==> flow/design.v <==
`timescale 1ns / 1ps
module axi_to_apb_bridge (
    input  logic        clk,
    input  logic        rst_n,
    input  logic [31:0] awaddr,
    input  logic        awvalid,
    output logic        awready,
    input  logic [31:0] wdata,
    input  logic        wvalid,
    output logic        wready,
    output logic        bvalid,
    input  logic        bready,
    output logic        PSEL,
    output logic        PENABLE,
    output logic        PWRITE,
    output logic [31:0] PADDR,
    output logic [31:0] PWDATA
);
    typedef enum logic [2:0] {IDLE, SETUP, ACCESS, WAIT_DONE} state_t;
    state_t state;
    logic [31:0] addr_reg;
    int burst_cnt;
    localparam int burst_len = 4;
    always_ff @(posedge clk or negedge rst_n) begin
        if (!rst_n) begin
            state     <= IDLE;
            awready   <= 0;
            wready    <= 0;
            bvalid    <= 0;
            PSEL      <= 0;
            PENABLE   <= 0;
            PWRITE    <= 0;
            PADDR     <= 0;
            PWDATA    <= 0;
            addr_reg  <= 0;
            burst_cnt <= 0;
        end else begin
            case (state)
                IDLE: begin
                    if (awvalid) begin
                        awready <= 1;
                    end
                    if (awvalid && awready) begin
                        addr_reg  <= awaddr;
                        burst_cnt <= 0;
                        awready   <= 0;
                        state     <= SETUP;
                    end
                end
                SETUP: begin
                    if (wvalid) begin
                        wready  <= 1;
                        PADDR   <= addr_reg;
                        PWDATA  <= wdata;
                        PWRITE  <= 1;
                        PSEL    <= 1;
                        state   <= ACCESS;
                    end
                end
                ACCESS: begin
                    wready  <= 0;
                    PENABLE <= 1;
                    state   <= WAIT_DONE;
                end
                WAIT_DONE: begin
                    PENABLE <= 0;
                    PSEL    <= 0;
                    PWRITE  <= 0;
                    burst_cnt <= burst_cnt + 1;
                    addr_reg  <= addr_reg + 4;
                    if (burst_cnt == burst_len - 1) begin
                        bvalid <= 1;
                        state  <= IDLE;
                    end else begin
                        state <= SETUP;
                    end
                end
            endcase
            if (bvalid && bready) begin
                bvalid <= 0;
                awready <= 1;
                burst_cnt  <= 0;
            end
        end
    end
endmodule
Subject: tool reports on axi_to_apb_bridge

Hi,

Tool chain data of axi_to_apb_bridge:

Tool output for the design above before and after an edit, in the order of the flow.
"unedited" refers to lines of the RTL above, "edited" to lines of the edited file.
"difference": "edited" minus "unedited" as printed here. "relative change": 100 x difference / "unedited".
Cell names lack the library's common part.
Not given: --

* design top: axi_to_apb_bridge
* clock: clk
* standard-cell library: sky130hd
* timing corner: tt_025C_1v80

The edit:

Unified diff, file above to edited file.
This change comes from a script, not from a designer. The edited design behaves differently; no optimisation was intended.

```diff
@@ -19,5 +19,5 @@
     typedef enum logic [2:0] {IDLE, SETUP, ACCESS, WAIT_DONE} state_t;
     state_t state;
-    logic [31:0] addr_reg;
+    logic [30:0] addr_reg;
     int burst_cnt;
     localparam int burst_len = 4;
```

Word level:

Source: Yosys, flattened and elaborated, memories not mapped. Widths are those after wreduce. Registers that Yosys merges into a memory's read port (data or address) are not register bits. Print and check cells do not count. Equal cells are merged and count once.

Storage and ports
* bits in registers: unedited 136, edited 134, difference -2, relative change -1.47%
* word-level cells: unedited 60, edited 60, difference 0, relative change 0.00%

Operators by class
* add/subtract/negate cells: unedited 2, edited 2, difference 0, relative change 0.00%
* equality and inequality tests: unedited 7, edited 7, difference 0, relative change 0.00%
* mux-type cells: unedited 20, edited 20, difference 0, relative change 0.00%
* reduce/logical cells: unedited 21, edited 21, difference 0, relative change 0.00%

Operator list
* 32-bit 2-to-1 mux: unedited 3, edited 2, difference -1, relative change -33.33%
* 32-bit parallel mux with 2-bit select: unedited 2, edited 1, difference -1, relative change -50.00%
* 32-bit by 3-bit adder with 32-bit output with constant B: unedited 1, edited 0, difference -1, relative change -100.00%
* 31-bit by 3-bit adder with 31-bit output with constant B: unedited 0, edited 1, difference +1
* 31-bit 2-to-1 mux: unedited 0, edited 1, difference +1
* 31-bit parallel mux with 2-bit select: unedited 0, edited 1, difference +1

Operator kinds equal on both sides are left out: 17.

Longest topological paths:

Yosys ltp: most cells in a row. Word level: on the elaborated netlist, between registers, memories and ports. Mapped: between sequential cells and ports; inverters and the memories' decode and read muxes count.

Depth
* word-level depth: unedited 4, edited 4, difference 0, relative change 0.00%
* ABC_AREA: unedited 0, edited 0
* gate-level depth with buffers: unedited 7, edited 7, difference 0, relative change 0.00%

Mapped cells and area:

Yosys stat after the flow's synthesis: flattened, memories mapped to cells. It holds for the ABC_AREA given above (unset counts as 0); a run with the other value may have another netlist.

Cell types
* nor2_1: unedited 35, edited 18, difference -17, relative change -48.57%
* a21oi_1: unedited 36, edited 24, difference -12, relative change -33.33%
* o22ai_1: unedited 25, edited 13, difference -12, relative change -48.00%
* or3_1: unedited 2, edited 13, difference +11, relative change +550.00%
* nor4_1: unedited 13, edited 22, difference +9, relative change +69.23%
* nand4_1: unedited 22, edited 14, difference -8, relative change -36.36%
* and4_1: unedited 2, edited 10, difference +8, relative change +400.00%
* or4_1: unedited 2, edited 10, difference +8, relative change +400.00%
* o311ai_0: unedited 2, edited 9, difference +7, relative change +350.00%
* xor2_1: unedited 6, edited 0, difference -6, relative change -100.00%
* o211ai_1: unedited 4, edited 10, difference +6, relative change +150.00%
* o31ai_1: unedited 2, edited 8, difference +6, relative change +300.00%
* a22oi_1: unedited 0, edited 6, difference +6
* mux2i_1: unedited 21, edited 16, difference -5, relative change -23.81%
* clkbuf_1: unedited 18, edited 23, difference +5, relative change +27.78%
* inv_1: unedited 10, edited 15, difference +5, relative change +50.00%
* nor3_1: unedited 9, edited 14, difference +5, relative change +55.56%
* mux2_2: unedited 84, edited 80, difference -4, relative change -4.76%

Cell types equal on both sides are left out: 13.
The list need not be complete.

Synthesis totals
* cells in the netlist: unedited 643, edited 664, difference +21, relative change +3.27%
* synthesis area (um^2): unedited 6831.6, edited 6975.4, difference +143.8, relative change +2.10%
* flip-flops: unedited 137, edited 135, difference -2, relative change -1.46%
* buffers: unedited 38, edited 48, difference +10, relative change +26.32%

Path before layout:

Path of least setup slack by OpenSTA after synthesis, without wires, with an ideal clock, recovery checks aside; 20% of the period is set as input and as output delay. Where synthesis merged equal registers, the netlist keeps one of their names.

Timing path post-synthesis
* path kind: unedited input port to flip-flop, edited input port to flip-flop
* start point: unedited input bready, edited input awvalid
* end point: unedited register burst_cnt[11], edited register addr_reg[26]
* period (ns): unedited 5.0, edited 5.0, difference 0.0, relative change 0.00%
* external input delay (ns): unedited 1.000, edited 1.000, difference 0.000, relative change 0.00%
* setup time (ns): unedited 0.118, edited 0.141, difference +0.023
* time at the first pin (ns): unedited 1.000, edited 1.000, difference 0.000, relative change 0.00%
* arrival (ns): unedited 2.179, edited 2.241, difference +0.062, relative change +2.85%
* data required time (ns): unedited 4.882, edited 4.859, difference -0.023, relative change -0.47%
* setup slack (ns): unedited 2.703, edited 2.618, difference -0.085
* path delay (ns): unedited 1.297, edited 1.382, difference +0.085, relative change +6.55%
* driving pins on the path: unedited 6, edited 6, difference 0, relative change 0.00%
* buffers on the path: unedited 1, edited 2, difference +1, relative change +100.00%
* synthesis period reached (ns): unedited 2.297, edited 2.382, difference +0.085, relative change +3.70%

"path delay" = arrival - input delay + setup time.
"driving pins on the path" counts driving pins, that of a launching flip-flop among them; a cell with two outputs on the path counts twice.
"synthesis period reached" is the clock period less the worst setup slack; recovery checks do not enter. This is arithmetic on one report: input and output delays are still those of the set period (20% each).
The rows between start and end are the longest chain of elaborated cells between them; the timing report does not say that the signal goes this way. Where chains are equally long, one stands for them.
Each line given opens the expression or statement behind the cell; cells for indexed reads and writes are added by Yosys, which also makes memories of some case tables.
At most two assigning lines are given for a register; there are more.

On the way, post-synthesis, unedited:
* path through: nand2_1 clkbuf_1 a311oi_1 nand2_1 o2bb2ai_1 a21o_1
* cells in the longest elaborated chain: 3

Ends and longest elaborated chain, post-synthesis, unedited
* start, declared: line 12 `input  logic        bready,`
* 1-bit logical AND: line 79 `if (bvalid && bready) begin`
* 3-bit nonzero test
* 2-bit AND reduction
* end, assigned: line 69 `burst_cnt <= burst_cnt + 1;`
* end, assigned: line 82 `burst_cnt  <= 0;`
* end, declared: line 22 `int burst_cnt;`

On the way, post-synthesis, edited:
* path through: and3_1 clkbuf_1 buf_1 mux2_2 a22oi_1 nand3_1
* cells in the longest elaborated chain: 3

Ends and longest elaborated chain, post-synthesis, edited
* start, declared: line 6 `input  logic        awvalid,`
* 1-bit logical AND: line 43 `if (awvalid && awready) begin`
* 31-bit 2-to-1 mux: line 43
* 31-bit parallel mux with 2-bit select: line 38 `case (state)`
* end, assigned: line 44 `addr_reg  <= awaddr;`
* end, assigned: line 70 `addr_reg  <= addr_reg + 4;`
* end, declared: line 21 `logic [30:0] addr_reg;`

Path in the finished layout:

From the final timing report of the runs of pair A: the path of least setup slack in the routed layout; clock arrival at registers is part of the times.

Timing path post-layout
* path kind: unedited input port to flip-flop, edited input port to flip-flop
* start point: unedited input awvalid, edited input awvalid
* end point: unedited register burst_cnt[11], edited register burst_cnt[15]
* period (ns): unedited 5.0, edited 5.0, difference 0.0, relative change 0.00%
* external input delay (ns): unedited 1.00, edited 1.00, difference 0.00, relative change 0.00%
* setup time (ns): unedited 0.06, edited 0.08, difference +0.02
* time at the first pin (ns): unedited 1.00, edited 1.00, difference 0.00, relative change 0.00%
* arrival (ns): unedited 3.54, edited 3.38, difference -0.16, relative change -4.52%
* data required time (ns): unedited 5.36, edited 5.33, difference -0.03, relative change -0.56%
* setup slack (ns): unedited 1.82, edited 1.95, difference +0.13
* driving pins on the path: unedited 6, edited 5, difference -1, relative change -16.67%
* buffers on the path: unedited 1, edited 1, difference 0, relative change 0.00%

The rows between start and end are the longest chain of elaborated cells between them; the timing report does not say that the signal goes this way. Where chains are equally long, one stands for them.
At most two assigning lines are given for a register; there are more.

On the way, post-layout, unedited:
* path through: clkdlybuf4s50_1 nand3_2 a311oi_1 nand2_1 nor4b_1 a21o_1
* cells in the longest elaborated chain: 4

Ends and longest elaborated chain, post-layout, unedited
* start, declared: line 6 `input  logic        awvalid,`
* 1-bit logical AND: line 43 `if (awvalid && awready) begin`
* 32-bit 2-to-1 mux: line 43
* 32-bit parallel mux with 2-bit select: line 38 `case (state)`
* 32-bit 2-to-1 mux: line 79 `if (bvalid && bready) begin`
* end, assigned: line 69 `burst_cnt <= burst_cnt + 1;`
* end, assigned: line 82 `burst_cnt  <= 0;`
* end, declared: line 22 `int burst_cnt;`

On the way, post-layout, edited:
* path through: clkdlybuf4s50_1 and3_1 nor3_2 nor2_1 a21oi_1
* cells in the longest elaborated chain: 4

Ends and longest elaborated chain, post-layout, edited
* start, declared: line 6 `input  logic        awvalid,`
* 1-bit logical AND: line 43 `if (awvalid && awready) begin`
* 32-bit 2-to-1 mux: line 43
* 32-bit parallel mux with 2-bit select: line 38 `case (state)`
* 32-bit 2-to-1 mux: line 79 `if (bvalid && bready) begin`
* end, assigned: line 69 `burst_cnt <= burst_cnt + 1;`
* end, assigned: line 82 `burst_cnt  <= 0;`
* end, declared: line 22 `int burst_cnt;`

Flow runs:

Both versions went through the flow (Yosys, OpenROAD) with the same settings in each pair. Constraints: input delay and output delay 20% of the set period each, output load 0.01 pF.

Flow settings, pair A:
* CORE_UTILIZATION: 40
* period_ns: 5.0
* CAP_MARGIN: 20
* CORE_MARGIN: 2
* SLEW_MARGIN: 20

Final reports, pair A
* Yosys chip area after synthesis (um^2): unedited 6831.6, edited 6975.4, difference +143.8, relative change +2.10%
* total die area (um^2): unedited 18140.0, edited 18511.0, difference +371.0, relative change +2.05%
* standard-cell area after layout (um^2): unedited 8974.9, edited 9019.9, difference +45.0, relative change +0.50%
* utilization of the finished layout (%): unedited 53.9, edited 52.5, difference -1.4
* lowest setup slack (ns): unedited 1.820, edited 1.952, difference +0.132
* summed negative setup slack (ns): unedited 0.000, edited 0.000, difference 0.000
* worst hold slack in the final report (ns): unedited 0.420, edited 0.434, difference +0.014
* total power of the final layout (mW): unedited 5.170, edited 5.006, difference -0.164, relative change -3.17%
* achieved clock period (ns): unedited 3.180, edited 3.048, difference -0.132, relative change -4.15%

Flow settings, pair B:
* CELL_PAD_IN_SITES_GLOBAL_PLACEMENT: 0
* CORE_ASPECT_RATIO: 0.6
* CORE_UTILIZATION: 33
* GPL_ROUTABILITY_DRIVEN: 0
* GPL_TIMING_DRIVEN: 1
* MIN_ROUTING_LAYER: met1
* PLACE_DENSITY_LB_ADDON: 0.25
* SETUP_SLACK_MARGIN: 0.01
* period_ns: 5.67
* CAP_MARGIN: 20
* CORE_MARGIN: 2
* SLEW_MARGIN: 20

Final reports, pair B
* Yosys chip area after synthesis (um^2): unedited 6831.6, edited 6975.4, difference +143.8, relative change +2.10%
* total die area (um^2): unedited 21906.6, edited 22354.5, difference +447.9, relative change +2.04%
* standard-cell area after layout (um^2): unedited 9012.4, edited 9135.0, difference +122.6, relative change +1.36%
* utilization of the finished layout (%): unedited 44.7, edited 43.8, difference -0.9
* lowest setup slack (ns): unedited 2.243, edited 2.559, difference +0.316
* summed negative setup slack (ns): unedited 0.000, edited 0.000, difference 0.000
* worst hold slack in the final report (ns): unedited 0.422, edited 0.432, difference +0.010
* total power of the final layout (mW): unedited 4.566, edited 4.559, difference -0.007, relative change -0.15%
* achieved clock period (ns): unedited 3.427, edited 3.111, difference -0.316, relative change -9.22%

"achieved clock period" is the run's clock period less its worst setup slack. It is reckoned from that one timing run; input and output delays stay at 20% of the period that was set.
By "total power of the final layout" is meant OpenSTA's value without simulated activity: inputs other than the clock are taken to toggle once in ten clock periods, and the tool carries that through the logic.

Regards
